==> flow/design.v <==
`timescale 1ns / 1ps
module uart_fifo #(
	parameter DATA_WIDTH = 8,
	parameter DATA_DEPTH = 8
)
(
	input wire aclk,
	input wire aresetn,
	input wire [DATA_WIDTH-1:0]s_axis_tdata,
	input wire s_axis_tvalid,
	output wire s_axis_tready,
	output wire [DATA_WIDTH-1:0]m_axis_tdata,
	output wire m_axis_tvalid,
	input wire m_axis_tready,
	output wire almost_empty,
	output wire almost_full
);
function integer clogb2;
    input [31:0]value;
    begin
        value = value - 1;
        for (clogb2 = 0; value > 0; clogb2 = clogb2 + 1) begin
            value = value >> 1;
        end
    end
endfunction
localparam RWIDTH = clogb2(DATA_DEPTH);
localparam CWIDTH = RWIDTH+1;
reg [DATA_WIDTH-1:0]data[DATA_DEPTH-1:0];
reg [RWIDTH-1:0]head;
reg [RWIDTH-1:0]tail;
reg [CWIDTH-1:0]count;
reg tready;
reg [DATA_WIDTH-1:0]tdata;
reg tvalid;
reg aempty;
reg afull;
wire wr_valid;
wire rd_valid;
integer i;
assign s_axis_tready = tready;
assign m_axis_tdata = tdata;
assign m_axis_tvalid = tvalid;
assign wr_valid = s_axis_tvalid & s_axis_tready;
assign rd_valid = m_axis_tvalid & m_axis_tready;
assign almost_empty = aempty;
assign almost_full = afull; 
always @(posedge aclk) begin
	if (aresetn == 1'b0) begin
		for (i = 0; i < DATA_DEPTH-1; i = i + 1) begin
			data[i] <= 0;
		end
		head <= 0;
		tail <= 0;
		count <= 0;
	end else begin
		case ({wr_valid,rd_valid})
		2'b00: begin
			head <= head;
			tail <= tail;
			count <= count;
		end
		2'b01: begin
			head <= head;
			tail <= tail + 1;
			count <= count - 1;
		end
		2'b10: begin
			data[head] <= s_axis_tdata;
			head <= head + 1;
			tail <= tail;
			count <= count + 1;
		end
		2'b11: begin
			data[head] <= s_axis_tdata;
			head <= head + 1;
			tail <= tail + 1;
			count <= count;
		end
		endcase
	end
end
always @(*) begin
	if (aresetn == 1'b0) begin
		tready <= 1'b0;
		tdata <= 0;
		tvalid <= 1'b0;
	end else begin
		tready <= (count < DATA_DEPTH) ? 1'b1 : 1'b0;
		tdata <= data[tail];
		tvalid <= (count > 0) ? 1'b1 : 1'b0;
	end
end
always @(*) begin
	if (aresetn == 1'b0) begin
		aempty <= 1'b0;
		afull <= 1'b0;
	end else begin
		aempty <= (count <= 1) ? 1'b1 : 1'b0;
		afull <= (count >= (DATA_DEPTH - 1)) ? 1'b1 : 1'b0;
	end
end
endmodule
`timescale 1ns / 1ps
module uart_prescaler
(
	input wire clk,
	input wire rst,
	input wire en,
	input wire [15:0]div,
	output wire stb,
	output wire half
);
reg [15:0]cnt;
reg stb_out;
reg half_out;
assign stb = stb_out;
assign half = half_out;
always @(posedge clk) begin
	if (rst == 1'b1) begin
		cnt <= 0;
	end else begin
		if (en == 1'b1) begin
			if (cnt == (div - 1)) begin
				cnt <= 0;
			end else begin
				cnt <= cnt + 1;
			end 
		end else begin
			cnt <= 0;
		end
	end
end
always @(*) begin
	if (rst == 1'b1) begin
		stb_out <= 1'b0;
	end else begin
		stb_out <= (cnt == (div - 1)) ? 1'b1 : 1'b0;
	end
end
always @(*) begin
	if (rst == 1'b1) begin
		half_out <= 1'b0;
	end else begin
		half_out <= (cnt == ({1'b0,div[15:1]} - 1)) ? 1'b1 : 1'b0;
	end
end
endmodule
`timescale 1ns / 1ps
module uart_rx #(
	parameter BAUD_PRESCALER = 12,	
	parameter PARITY = 0,
	parameter BYTE_SIZE = 8,
	parameter STOP_BITS = 0,
	parameter FIFO_DEPTH = 16
)
(
	input wire aclk,
	input wire aresetn,
	input wire [23:0]s_axis_config_tdata,
	input wire s_axis_config_tvalid,
	output wire s_axis_config_tready,
	output wire [15:0]m_axis_tdata,
	output wire [0:0]m_axis_tuser,
	output wire m_axis_tvalid,
	input wire m_axis_tready,
	input wire rxd,
	output wire rtsn
);
localparam STATE_IDLE = 0;
localparam STATE_START = 1;
localparam STATE_BYTE = 2;
localparam STATE_PAR = 3;
localparam STATE_STOP = 4;
localparam STATE_END = 5;
localparam PARITY_NONE = 3'd0;
localparam PARITY_EVEN = 3'd1;
localparam PARITY_ODD = 3'd2;
localparam PARITY_MARK = 3'd3;
localparam PARITY_SPACE = 3'd4;
localparam STOP_BITS_ONE = 1'd0;
localparam STOP_BITS_TWO = 1'd1;
reg [3:0]state;
reg [15:0]prescaler;
reg [2:0]parity;
reg [3:0]byte_size;
reg [0:0]stop_bits;
reg pre_en;
wire pre_stb;
wire pre_half;
reg [15:0]s_data;
reg s_valid;
wire s_ready;
reg [15:0]rx_data;
reg rx_par;
reg rx_par_rcv;
reg [7:0]byte_cnt;
reg [15:0]bit_cnt;
reg bit_rec;
reg parity_error;
wire afull;
(* IOB = "TRUE" *) reg rxd_in;
(* IOB = "TRUE" *) reg rtsn_out;
wire rx_fall;
wire rx_rise;
assign s_axis_config_tready = (state == STATE_IDLE) ? 1'b1 : 1'b0;
assign rtsn = rtsn_out;
always @(posedge aclk) begin
	if (aresetn == 1'b0) begin
		prescaler <= BAUD_PRESCALER;
		parity <= PARITY;
		byte_size <= BYTE_SIZE;
		stop_bits <= STOP_BITS;
	end else begin
		if ((s_axis_config_tvalid == 1'b1) && (s_axis_config_tready == 1'b1)) begin
			prescaler <= s_axis_config_tdata[15:0];
			parity <= s_axis_config_tdata[18:16];
			byte_size <= s_axis_config_tdata[22:19];
			stop_bits <= s_axis_config_tdata[23];
		end
	end
end
always @(posedge aclk) begin
	if (aresetn == 1'b0) begin
		rxd_in <= 1'b0;
		rtsn_out <= 1'b1;
	end else begin
		rxd_in <= rxd;
		rtsn_out <= (afull) ? 1'b1 : 1'b0;
	end
end
always @(posedge aclk) begin
	if (aresetn == 1'b0) begin
		bit_cnt <= 0;
	end else begin
		if (state != STATE_IDLE) begin
			if (pre_stb == 1'b1) begin
				bit_cnt <= 0;
			end else begin
				bit_cnt <= bit_cnt + rxd_in;
			end
		end else begin
			bit_cnt <= 0;
		end
	end
end
always @(*) begin
	if (aresetn == 1'b0) begin
		bit_rec <= 1'b0;
	end else begin
		bit_rec <= (bit_cnt >= {1'b0,prescaler[15:1]}) ? 1'b1 : 1'b0;
	end
end
always @(posedge aclk) begin
	if (aresetn == 1'b0) begin
		pre_en <= 1'b0;
		s_data <= 0;
		s_valid <= 1'b0;
		rx_data <= 0;
		byte_cnt <= 0;
		rx_par_rcv <= 1'b0;
		state <= STATE_IDLE;
	end else begin
		case (state)
		STATE_IDLE: begin
			if (rx_fall == 1'b1) begin
				pre_en <= 1'b1;
				state <= STATE_START;
			end else begin
				pre_en <= 1'b0;
			end
		end
		STATE_START: begin
			if (pre_stb == 1'b1) begin
				if (bit_rec == 1'b0) begin
					byte_cnt <= 0;
					rx_data <= 0;
					state <= STATE_BYTE;
				end else begin
					state <= STATE_IDLE;
				end
			end
		end
		STATE_BYTE: begin
			if (pre_stb == 1'b1) begin
				rx_data[byte_cnt] <= bit_rec;
				if (byte_cnt == (byte_size - 1)) begin
					if (parity == PARITY_NONE) begin
						state <= STATE_STOP;
					end else begin
						state <= STATE_PAR;
					end
				end else begin
					byte_cnt <= byte_cnt + 1;
				end
			end
		end
		STATE_PAR: begin
			if (pre_stb == 1'b1) begin
				rx_par_rcv <= bit_rec;
				state <= STATE_STOP;
			end
		end
		STATE_STOP: begin
			if (pre_half == 1'b1) begin
				state <= STATE_END;
			end
		end
		STATE_END: begin
			if (s_valid == 1'b0) begin
				s_valid <= 1'b1;
				s_data <= rx_data;
				if (rx_par != rx_par_rcv) begin
					parity_error <= 1'b1;
				end else begin
					parity_error <= 1'b0;
				end
			end else begin
				s_valid <= 1'b0;
				if (s_ready == 1'b1) begin
				end else begin
				end
				state <= STATE_IDLE;
			end
			pre_en <= 1'b0;
		end
		endcase
	end
end
always @(posedge aclk) begin
	if (aresetn == 1'b0) begin
		rx_par <= 1'b0;
	end else begin
		case (state)
		STATE_BYTE: begin
			if (pre_stb == 1'b1) begin
				case (parity)
				PARITY_EVEN: rx_par <= rx_par + bit_rec;
				PARITY_ODD: rx_par <= rx_par + bit_rec;
				default: rx_par <= rx_par;
				endcase
			end
		end
		STATE_PAR: begin
			rx_par <= rx_par;
		end
		STATE_STOP: begin
			rx_par <= rx_par;
		end
		default: begin
			case (parity)
			PARITY_EVEN: rx_par <= 1'b0;
			PARITY_ODD: rx_par <= 1'b1;
			PARITY_MARK: rx_par <= 1'b1;
			PARITY_SPACE: rx_par <= 1'b0;
			endcase
		end
		endcase
	end
end
uart_fifo #(
	.DATA_WIDTH(16+1),
	.DATA_DEPTH(FIFO_DEPTH)
) fifo_sync_inst (
	.aclk(aclk),
	.aresetn(aresetn),
	.s_axis_tdata({parity_error,s_data}),
	.s_axis_tvalid(s_valid),
	.s_axis_tready(s_ready),
	.m_axis_tdata({m_axis_tuser,m_axis_tdata}),
	.m_axis_tvalid(m_axis_tvalid),
	.m_axis_tready(m_axis_tready),
	.almost_full(afull)
);
uart_prescaler prescaler_inst (
	.clk(aclk),
	.rst(~aresetn),
	.en(pre_en),
	.div(prescaler),	
	.stb(pre_stb),
	.half(pre_half)
);
edge_detect #(
	.ZERO_DELAY("TRUE")
) edge_detect_inst (
	.clk(aclk),
	.sig(rxd_in),
	.fall(rx_fall),
	.rise(rx_rise)
);
endmodule
module edge_detect #(
	parameter ZERO_DELAY = "FALSE"
)
(
	input wire clk,
	input wire sig,
	output wire fall,
	output wire rise
);
reg [1:0]sig_ff;
reg fall_out;
reg rise_out;
assign fall = fall_out;
assign rise = rise_out;
always @(posedge clk) begin
	sig_ff[0] <= sig;
	sig_ff[1] <= sig_ff[0];
end
generate if (ZERO_DELAY == "FALSE") begin
	always @(posedge clk) begin
		if (sig_ff[0] & ~sig_ff[1]) begin
			rise_out <= 1'b1;
		end else begin
			rise_out <= 1'b0;
		end
		if (~sig_ff[0] & sig_ff[1]) begin
			fall_out <= 1'b1;
		end else begin
			fall_out <= 1'b0;
		end
	end
end else begin
	always @(sig, sig_ff[0]) begin
		rise_out <= sig & ~sig_ff[0];
		fall_out <= ~sig & sig_ff[0];
	end
end endgenerate
endmodule
`timescale 1ns / 1ps
module uart_tx #(
	parameter BAUD_PRESCALER = 12,
	parameter PARITY = 0,
	parameter BYTE_SIZE = 8,
	parameter STOP_BITS = 0,
	parameter FIFO_DEPTH = 16
)
(
	input wire aclk,
	input wire aresetn,
	input wire [23:0]s_axis_config_tdata,
	input wire s_axis_config_tvalid,
	output wire s_axis_config_tready,
	input wire [15:0]s_axis_tdata,
	input wire s_axis_tvalid,
	output wire s_axis_tready,
	output wire txd,
	input wire ctsn 
);
localparam PARITY_NONE = 3'd0;
localparam PARITY_EVEN = 3'd1;
localparam PARITY_ODD = 3'd2;
localparam PARITY_MARK = 3'd3;
localparam PARITY_SPACE = 3'd4;
localparam STOP_BITS_ONE = 1'd0;
localparam STOP_BITS_TWO = 1'd1;
localparam STATE_IDLE = 0;
localparam STATE_START = 1;
localparam STATE_BYTE = 2;
localparam STATE_PAR = 3;
localparam STATE_STOP = 4;
localparam STATE_END = 5;
reg [3:0]state;
reg [15:0]prescaler;
reg [2:0]parity;
reg [3:0]byte_size;
reg [0:0]stop_bits;
wire [15:0]m_data;
wire m_valid;
reg m_ready;
reg [15:0]counter;
reg pre_en;
wire pre_stb;
reg [15:0]tx_data;
reg tx_par;
(* IOB = "TRUE" *) reg txd_out;
assign txd = txd_out;
assign s_axis_config_tready = (state == STATE_IDLE) ? 1'b1 : 1'b0;
always @(posedge aclk) begin
	if (aresetn == 1'b0) begin
		prescaler <= BAUD_PRESCALER;
		parity <= PARITY;
		byte_size <= BYTE_SIZE;
		stop_bits <= STOP_BITS;
	end else begin
		if ((s_axis_config_tvalid == 1'b1) && (s_axis_config_tready == 1'b1)) begin
			prescaler <= s_axis_config_tdata[15:0];
			parity <= s_axis_config_tdata[18:16];
			byte_size <= s_axis_config_tdata[22:19];
			stop_bits <= s_axis_config_tdata[23];
		end
	end
end
always @(posedge aclk) begin
	if (aresetn <= 1'b0) begin
		txd_out <= 1'b0;
	end else begin
		case (state)
		STATE_IDLE: begin
			txd_out <= 1'b1;
		end
		STATE_START: begin
			txd_out <= 1'b0;
		end
		STATE_BYTE: begin
			txd_out <= tx_data[0];
		end
		STATE_PAR: begin
			txd_out <= tx_par;
		end
		STATE_STOP: begin
			txd_out <= 1'b1;
		end
		STATE_END: begin
			txd_out <= 1'b1;
		end
		default: begin
			txd_out <= 1'b1;
		end
		endcase
	end
end
always @(posedge aclk) begin
	if (aresetn == 1'b0) begin
		pre_en <= 1'b0;
		m_ready <= 1'b0;
		tx_data <= 0;
		counter <= 0;
		state <= STATE_IDLE;
	end else begin
		case (state)
		STATE_IDLE: begin
			if (m_ready == 1'b0) begin
				if (ctsn == 1'b0) begin
					m_ready <= 1'b1;
				end
			end else begin
				if (m_valid == 1'b1) begin
					m_ready <= 1'b0;
					tx_data <= m_data;
					counter <= 0;
					pre_en <= 1'b1;
					state <= STATE_START;
				end
			end
		end
		STATE_START: begin
			if (pre_stb == 1'b1) begin
				state <= STATE_BYTE;
			end
		end
		STATE_BYTE: begin
			if (pre_stb == 1'b1) begin
				tx_data[14:0] <= tx_data[15:1];
				if (counter == (byte_size - 1)) begin
					counter <= 0;
					if (parity == PARITY_NONE) begin
						state <= STATE_STOP;
					end else begin
						state <= STATE_PAR;
					end
				end else begin
					counter <= counter + 1;
				end
			end
		end
		STATE_PAR: begin
			if (pre_stb == 1'b1) begin
				state <= STATE_STOP;
			end
		end
		STATE_STOP: begin
			if (pre_stb == 1'b1) begin
				case (stop_bits)
				STOP_BITS_ONE: begin
					state <= STATE_END;
				end
				STOP_BITS_TWO: begin
					if (counter == 1) begin
						counter <= 0;
						state <= STATE_END;
					end else begin
						counter <= counter + 1;
					end
				end
				endcase
			end
		end
		STATE_END: begin
			if (m_ready == 1'b0) begin
				pre_en <= 1'b0;
				m_ready <= 1'b1;
			end else begin
				m_ready <= 1'b0;
				if (m_valid == 1'b1) begin
					tx_data <= m_data;
					pre_en <= 1'b1;
					state <= STATE_START;
				end else begin
					state <= STATE_IDLE;
				end
			end
		end
		default: begin
			state <= STATE_IDLE;
		end		
		endcase
	end
end
always @(posedge aclk) begin
	if (aresetn == 1'b0) begin
		tx_par <= 1'b0;
	end else begin
		case (state)
		STATE_BYTE: begin
			if (pre_stb == 1'b1) begin
				case (parity)
				PARITY_EVEN: tx_par <= tx_par + tx_data[0];
				PARITY_ODD: tx_par <= tx_par + tx_data[0];
				default: tx_par <= tx_par;
				endcase
			end
		end
		STATE_PAR: begin
			tx_par <= tx_par;
		end
		default: begin
			case (parity)
			PARITY_EVEN: tx_par <= 1'b0;
			PARITY_ODD: tx_par <= 1'b1;
			PARITY_MARK: tx_par <= 1'b1;
			PARITY_SPACE: tx_par <= 1'b0;
			endcase
		end
		endcase
	end
end
uart_fifo #(
	.DATA_WIDTH(16),
	.DATA_DEPTH(FIFO_DEPTH)
) fifo_sync_inst (
	.aclk(aclk),
	.aresetn(aresetn),
	.s_axis_tdata(s_axis_tdata),
	.s_axis_tvalid(s_axis_tvalid),
	.s_axis_tready(s_axis_tready),
	.m_axis_tdata(m_data),
	.m_axis_tvalid(m_valid),
	.m_axis_tready(m_ready)
);
uart_prescaler prescaler_inst (
	.clk(aclk),
	.rst(~aresetn),
	.en(pre_en),
	.div(prescaler),	
	.stb(pre_stb)
);
endmodule
`timescale 1ns / 1ps
module axis_uart_v1_0 #(
	parameter integer BAUD_PRESCALER = 10,	 
	parameter integer PARITY = 0, 			 
	parameter integer BYTE_SIZE = 8, 		 
	parameter integer STOP_BITS = 0, 		 
	parameter integer FIFO_DEPTH = 16,		 
	parameter integer FLOW_CONTROL = 1,		 
	parameter integer DYNAMIC_CONFIG = 1	 
)
(
	input wire aclk,
	input wire aresetn,
	input wire [23:0]s_axis_config_tdata,	 
	input wire s_axis_config_tvalid,
	output wire s_axis_config_tready,
	input wire [15:0]s_axis_tdata,
	input wire s_axis_tvalid,
	output wire s_axis_tready,
	output wire [15:0]m_axis_tdata,
	output wire m_axis_tuser,				 
	output wire m_axis_tvalid,
	input wire m_axis_tready,
	output wire tx,
	input wire rx,
	output wire rts,						 
	input wire cts							 
);
wire s_axis_config_tx_tready;
wire s_axis_config_rx_tready;
assign s_axis_config_tready = (DYNAMIC_CONFIG) ? s_axis_config_tx_tready & s_axis_config_rx_tready : 1'b0;
uart_tx #(
	.BAUD_PRESCALER(BAUD_PRESCALER),
	.PARITY(PARITY),
	.BYTE_SIZE(BYTE_SIZE),
	.STOP_BITS(STOP_BITS),
	.FIFO_DEPTH(FIFO_DEPTH)
) uart_tx_inst (
	.aclk(aclk),
	.aresetn(aresetn),
	.s_axis_config_tdata(s_axis_config_tdata),
	.s_axis_config_tvalid((DYNAMIC_CONFIG) ? (s_axis_config_tvalid & s_axis_config_rx_tready) : 1'b0),
	.s_axis_config_tready(s_axis_config_tx_tready),
	.s_axis_tdata(s_axis_tdata),
	.s_axis_tvalid(s_axis_tvalid),
	.s_axis_tready(s_axis_tready),
	.txd(tx),
	.ctsn(FLOW_CONTROL ? cts : 1'b0)
);
uart_rx #(
	.BAUD_PRESCALER(BAUD_PRESCALER),
	.PARITY(PARITY),
	.BYTE_SIZE(BYTE_SIZE),
	.STOP_BITS(STOP_BITS),
	.FIFO_DEPTH(FIFO_DEPTH)
) uart_rx_inst (
	.aclk(aclk),
	.aresetn(aresetn),
	.s_axis_config_tdata(s_axis_config_tdata),
	.s_axis_config_tvalid((DYNAMIC_CONFIG) ? (s_axis_config_tvalid & s_axis_config_tx_tready) : 1'b0),
	.s_axis_config_tready(s_axis_config_rx_tready),
	.m_axis_tdata(m_axis_tdata),
	.m_axis_tuser(m_axis_tuser),
	.m_axis_tvalid(m_axis_tvalid),
	.m_axis_tready(m_axis_tready),
	.rxd(rx),
	.rtsn(rts)
);
endmodule
## Reports on axis_uart_v1_0

What the tools print for axis_uart_v1_0, step after step.
Line numbers count from 1 in the design file above.
Cell names lack the library's common part.
A cell with - has no value.

- Top module: axis_uart_v1_0
- Clock: aclk
- Standard-cell library: sky130hd
- Library corner: tt_025C_1v80

## Word level

Yosys after proc, flatten, opt, wreduce and memory -nomap, before mapping. Print and check cells are not counted.
Yosys's memory passes give these memory sizes; they may raise the number of words (mostly to a power of two), join words into wider ones and drop unused or constant bits.

- Output and inout port bits: 22
- Bits of input ports: 47
- Memory cells: 2
- Bits in writable memories: 528
- Elaborated cells: 323
- Register bits: 213

- Add/sub/neg operators: 21
- Muxes and demuxes: 120
- Eq/ne operators: 58
- Shift operators: 2
- Order comparisons: 7
- Reductions and logical operators: 55
- Bitwise logic cells: 22

Memories:

| name | words | width | RTL line | text |
|---|---|---|---|---|
| uart_rx_inst.fifo_sync_inst.data | 16 | 17 | 29 | `reg [DATA_WIDTH-1:0]data[DATA_DEPTH-1:0];` |
| uart_tx_inst.fifo_sync_inst.data | 16 | 16 | 29 |  |

Operators with widths:

| kind | number |
|---|---|
| 16-bit 2-to-1 mux | 15 |
| 16-bit by 32-bit == test with 1-bit output | 4 |
| 17-bit 2-to-1 mux | 6 |
| 4-bit 2-to-1 mux | 24 |
| 16-bit by 1-bit adder with 16-bit output (second input constant) | 3 |
| 16-bit case mux with 3-bit select | 1 |
| 4-bit case mux with 6-bit select | 2 |
| 15-bit 2-to-1 mux | 3 |
| 1-bit 2-to-1 mux | 44 |
| 2-bit OR reduction | 18 |
| 16-bit by 1-bit subtractor with 17-bit output (second input constant) | 2 |
| 8-bit by 32-bit == test with 1-bit output | 1 |
| 16-bit case mux with 2-bit select | 1 |
| 8-bit 2-to-1 mux | 4 |
| 2-bit inequality test (second input constant) | 15 |
| 15-bit case mux with 2-bit select | 1 |
| 1-bit case mux with 2-bit select | 11 |
| 3-bit OR reduction | 7 |
| 2-bit by 1-bit inequality test with 1-bit output (second input constant) | 10 |
| 5-bit case mux with 2-bit select | 2 |
| 1-bit by 9-bit variable shift with 16-bit output | 1 |
| 1-bit by 9-bit variable shift with 16-bit output (first input constant) | 1 |
| 15-bit by 1-bit subtractor with 16-bit output (second input constant) | 1 |
| 16-bit by 1-bit adder with 16-bit output | 1 |
| 16-bit by 1-bit == test with 1-bit output (second input constant) | 1 |
| 16-bit by 15-bit >= comparator with 1-bit output | 1 |
| 16-bit bitwise AND | 1 |
| 16-bit OR | 1 |

Not listed: further kinds 46, cells in them 103.

## Depth

Yosys ltp: most cells in a row. Word level: on the elaborated netlist, between registers, memories and ports. Mapped: between sequential cells and ports; inverters and the memories' decode and read muxes count.

- Depth after elaboration: 9
- ABC_AREA: 0
- Gate-level depth with buffers: 15
- Mapped depth without buffers: 13

## Mapped cells and area

Source: synth_stat.txt of the flow (Yosys; design flattened, memories mapped). It holds for the ABC_AREA given above (unset counts as 0); a run with the other value may have another netlist.
Totals and module areas in this step are rounded.

Cells by type:

| cell | number | area in all (um2) |
|---|---|---|
| edfxtp_1 | 529 | 1.59E+04 |
| dfxtp_1 | 221 | 4.42E+03 |
| mux4_2 | 165 | 3.72E+03 |
| and2_1 | 526 | 3.29E+03 |
| nand2_1 | 205 | 769.488 |
| a21oi_1 | 138 | 690.662 |
| ha_1 | 54 | 675.648 |
| nor2_1 | 170 | 638.112 |
| xnor2_1 | 71 | 621.846 |
| clkbuf_1 | 161 | 604.33 |
| xor2_1 | 60 | 525.504 |
| o21ai_0 | 69 | 345.331 |
| nand4_1 | 52 | 325.312 |
| nand3_1 | 56 | 280.269 |
| inv_1 | 70 | 262.752 |
| mux2i_1 | 25 | 250.24 |
| or3_1 | 27 | 168.912 |
| nor3_1 | 32 | 160.154 |

Other cell types: 68; their cells: 287.

- Standard cells after synthesis: 2918
- Mapped flip-flops: 750
- Area of sequential cells: 20300 um2
- Synthesis area: 35900 um2

The figures by module come from a second, unflattened synthesis with its own total; it is not the netlist above.

- Cell total of the unflattened synthesis: 3345
- Area total of the unflattened synthesis: 37500 um2

Each row is one instance without its submodules.

Modules:

| module | cells | seq. area (um2) | area (um2) | instances |
|---|---|---|---|---|
| uart_fifo | 973 | 8510 | 13500 | 1 |
| uart_fifo | 925 | 8030 | 12700 | 1 |
| uart_rx | 596 | 1790 | 4720 | 1 |
| uart_prescaler | 231 | 320 | 1750 | 2 |
| uart_tx | 383 | 1320 | 3000 | 1 |
| edge_detect | 3 | 20.0 | 35.0 | 1 |
| axis_uart_v1_0 | 3 | 0.0 | 18.8 | 1 |

## Path before layout

Source: OpenSTA report_checks on the synthesized netlist (no wires, ideal clock, input and output delay 20% of the period each), path of least setup slack; recovery checks are left aside. Register names are those of the netlist, which keeps one name where synthesis merged equal registers.

- Path type: input port to flip-flop
- Start: in aresetn
- End: mem uart_rx_inst.fifo_sync_inst.data[4][0]
- Arrival: 4286 ps
- Period: 8000 ps
- Path delay: 3101 ps
- Required time: 7585 ps
- Setup time: 415 ps
- Buffers on the path: 2
- Slack: 3299 ps
- Stages on the path: 11
- Synthesis period reached: 4701 ps

"path delay" is the arrival time less input delay plus setup time.
"stages on the path" counts driving pins, that of a launching flip-flop among them; a cell with two outputs on the path counts twice.
"synthesis period reached" = period - worst setup slack (recovery checks aside). The figure is calculated, with input and output delays left at 20% of the set period.
Between the ends stands the longest chain of elaborated cells between them, by number of cells; it is not shown to be the way that was timed. Of several equally long chains one is given.
Each line given opens the expression or statement behind the cell; cells for indexed reads and writes are added by Yosys, which also makes memories of some case tables.
The path ends at the enable pin of a flip-flop; only ways to that pin are counted.

- Path through: inv_1 -> clkbuf_1 -> a21oi_1 -> and2_1 -> clkbuf_1 -> inv_1 -> ha_1 -> nor2_1 -> nor2_1 -> nand2_1 -> o21ai_0
- Length of the longest elaborated chain: 7
- Elaborated cells on any way between the ends: 16

Ends and longest elaborated chain, after synthesis:

| what | RTL line | text |
|---|---|---|
| start: declaration | 671 | `input wire aresetn,` |
| 1-bit 2-to-1 mux | 84 | `if (aresetn == 1'b0) begin` |
| 1-bit bitwise AND | 45 | `assign rd_valid = m_axis_tvalid & m_axis_tready;` |
| 2-bit == test | 57 | `case ({wr_valid,rd_valid})` |
| 3-bit OR reduction | - |  |
| 1-bit case mux with 2-bit select | 57 |  |
| 1-bit 2-to-1 mux | 49 | `if (aresetn == 1'b0) begin` |
| 1-bit OR | - |  |
| end: declaration | 29 | `reg [DATA_WIDTH-1:0]data[DATA_DEPTH-1:0];` |

Nets of the timed path that keep an RTL name, with a line that drives or declares them; the list need not be complete.

Nets with RTL names, path after synthesis:

| signal | RTL line |
|---|---|
| m_axis_tvalid | 84 |

## Path in the finished layout

Path of least setup slack in the final report of run 1 (OpenROAD, finished layout, wires in). Where an end is a register, its clock arrival counts in the times.
The path's times are printed in steps of 10 ps; the period is the one set.

- Path type: flip-flop to output port
- Start: reg (name not given)
- End: out m_axis_tdata[15]
- Arrival: 3180 ps
- Required time: 3560 ps
- Buffers on the path: 2
- Stages on the path: 6
- Period: 4450 ps
- External output delay: 890 ps
- Slack: 380 ps

- Path through: dfxtp_4 -> buf_12 -> mux4_2 -> mux4_2 -> and2_1 -> clkdlybuf4s50_1

Ends and longest elaborated chain, after layout:

| what | RTL line | text |
|---|---|---|
| end: declaration | 678 | `output wire [15:0]m_axis_tdata,` |

Chain of elaborated cells between the ends: none given.

Lab notebook: axis_uart_v1_0

Measured results for axis_uart_v1_0: 5 stored runs of the Yosys and OpenROAD flow on sky130hd. The settings differ; the order carries no meaning. The constraints put input and output delay at 20% of the set period each and load the outputs with 0.01 pF.
"achieved period" is the run's clock period less its worst setup slack. It is reckoned from that one timing run; input and output delays stay at 20% of the period that was set.
"time on the worst setup path" means the part of the period allowed to the worst setup path (the constraints hold back 20% at inputs and 20% at outputs) less its slack; where the path has registers, the arrival times of their clocks count too.
"total power after layout" rests on the timing tool's default activity at the inputs, not on a simulated workload.
"time on the worst setup path" is given in steps of 10 ps.
Results are given in rounded form.

### Run 1

Settings: `CORE_UTILIZATION=24`, `CTS_CLUSTER_DIAMETER=256`, `CTS_CLUSTER_SIZE=58`, `GPL_ROUTABILITY_DRIVEN=1`, `PLACE_DENSITY_LB_ADDON=0.05`, `SETUP_SLACK_MARGIN=0.27`, `TNS_END_PERCENT=5`, `period_ns=4.45`, `CAP_MARGIN=20`, `CORE_MARGIN=2`, `SLEW_MARGIN=20`

- Worst hold slack after layout: 421 ps
- Post-layout utilization: 26.7%
- Time on the worst setup path: 3180 ps
- Critical path type: flip-flop to output port
- Total negative slack on setup checks: 0 ps
- Standard-cell area after routing: 39500 um2
- Setup slack of the worst path: 380 ps
- Achieved period: 4070 ps
- Total power after layout: 14600 uW
- Total die area: 153000 um2
- Netlist area reported by Yosys: 35900 um2

### Run 2

Settings: `CELL_PAD_IN_SITES_DETAIL_PLACEMENT=1`, `CORE_ASPECT_RATIO=1.38`, `CORE_UTILIZATION=24`, `CTS_CLUSTER_DIAMETER=302`, `GPL_TIMING_DRIVEN=1`, `PLACE_DENSITY_LB_ADDON=0.2`, `SETUP_SLACK_MARGIN=1.22`, `SLEW_MARGIN=15`, `period_ns=5.58`, `CAP_MARGIN=20`, `CORE_MARGIN=2`

- Total die area: 153000 um2
- Total power after layout: 15200 uW
- Worst hold slack after layout: 454 ps
- Total negative slack on setup checks: 0 ps
- Setup slack of the worst path: 1320 ps
- Netlist area reported by Yosys: 35900 um2
- Standard-cell area after routing: 41900 um2
- Time on the worst setup path: 3140 ps
- Critical path type: flip-flop to output port
- Achieved period: 4256 ps
- Post-layout utilization: 28.3%

### Run 3

Settings: `CORE_UTILIZATION=40`, `MAX_ROUTING_LAYER=met4`, `PLACE_DENSITY_LB_ADDON=0.14`, `period_ns=8.0`, `CAP_MARGIN=20`, `CORE_MARGIN=2`, `SLEW_MARGIN=20`

- Total power after layout: 10100 uW
- Total die area: 92100 um2
- Worst hold slack after layout: 412 ps
- Netlist area reported by Yosys: 35900 um2
- Standard-cell area after routing: 40300 um2
- Setup slack of the worst path: 2360 ps
- Achieved period: 5641 ps
- Post-layout utilization: 45.4%
- Total negative slack on setup checks: 0 ps
- Time on the worst setup path: 4040 ps
- Critical path type: flip-flop to output port

### Run 4

Settings: `CORE_UTILIZATION=40`, `period_ns=5.79`, `CAP_MARGIN=20`, `CORE_MARGIN=2`, `SLEW_MARGIN=20`

- Total negative slack on setup checks: 0 ps
- Worst hold slack after layout: 452 ps
- Total power after layout: 14100 uW
- Standard-cell area after routing: 40400 um2
- Netlist area reported by Yosys: 35900 um2
- Post-layout utilization: 45.6%
- Setup slack of the worst path: 926 ps
- Achieved period: 4864 ps
- Time on the worst setup path: 3710 ps
- Critical path type: flip-flop to output port
- Total die area: 92100 um2

### Run 5

Settings: `ABC_AREA=0`, `CELL_PAD_IN_SITES_DETAIL_PLACEMENT=2`, `CORE_ASPECT_RATIO=0.86`, `CORE_MARGIN=10`, `CORE_UTILIZATION=18`, `GPL_ROUTABILITY_DRIVEN=0`, `MAX_ROUTING_LAYER=met4`, `MIN_ROUTING_LAYER=met2`, `PLACE_DENSITY_LB_ADDON=0.14`, `period_ns=4.15`, `CAP_MARGIN=20`, `SLEW_MARGIN=20`

- Post-layout utilization: 21.9%
- Total negative slack on setup checks: 0 ps
- Total die area: 218000 um2
- Standard-cell area after routing: 43300 um2
- Total power after layout: 21200 uW
- Netlist area reported by Yosys: 35900 um2
- Achieved period: 4025 ps
- Time on the worst setup path: 3190 ps
- Critical path type: flip-flop to output port
- Worst hold slack after layout: 414 ps
- Setup slack of the worst path: 125 ps
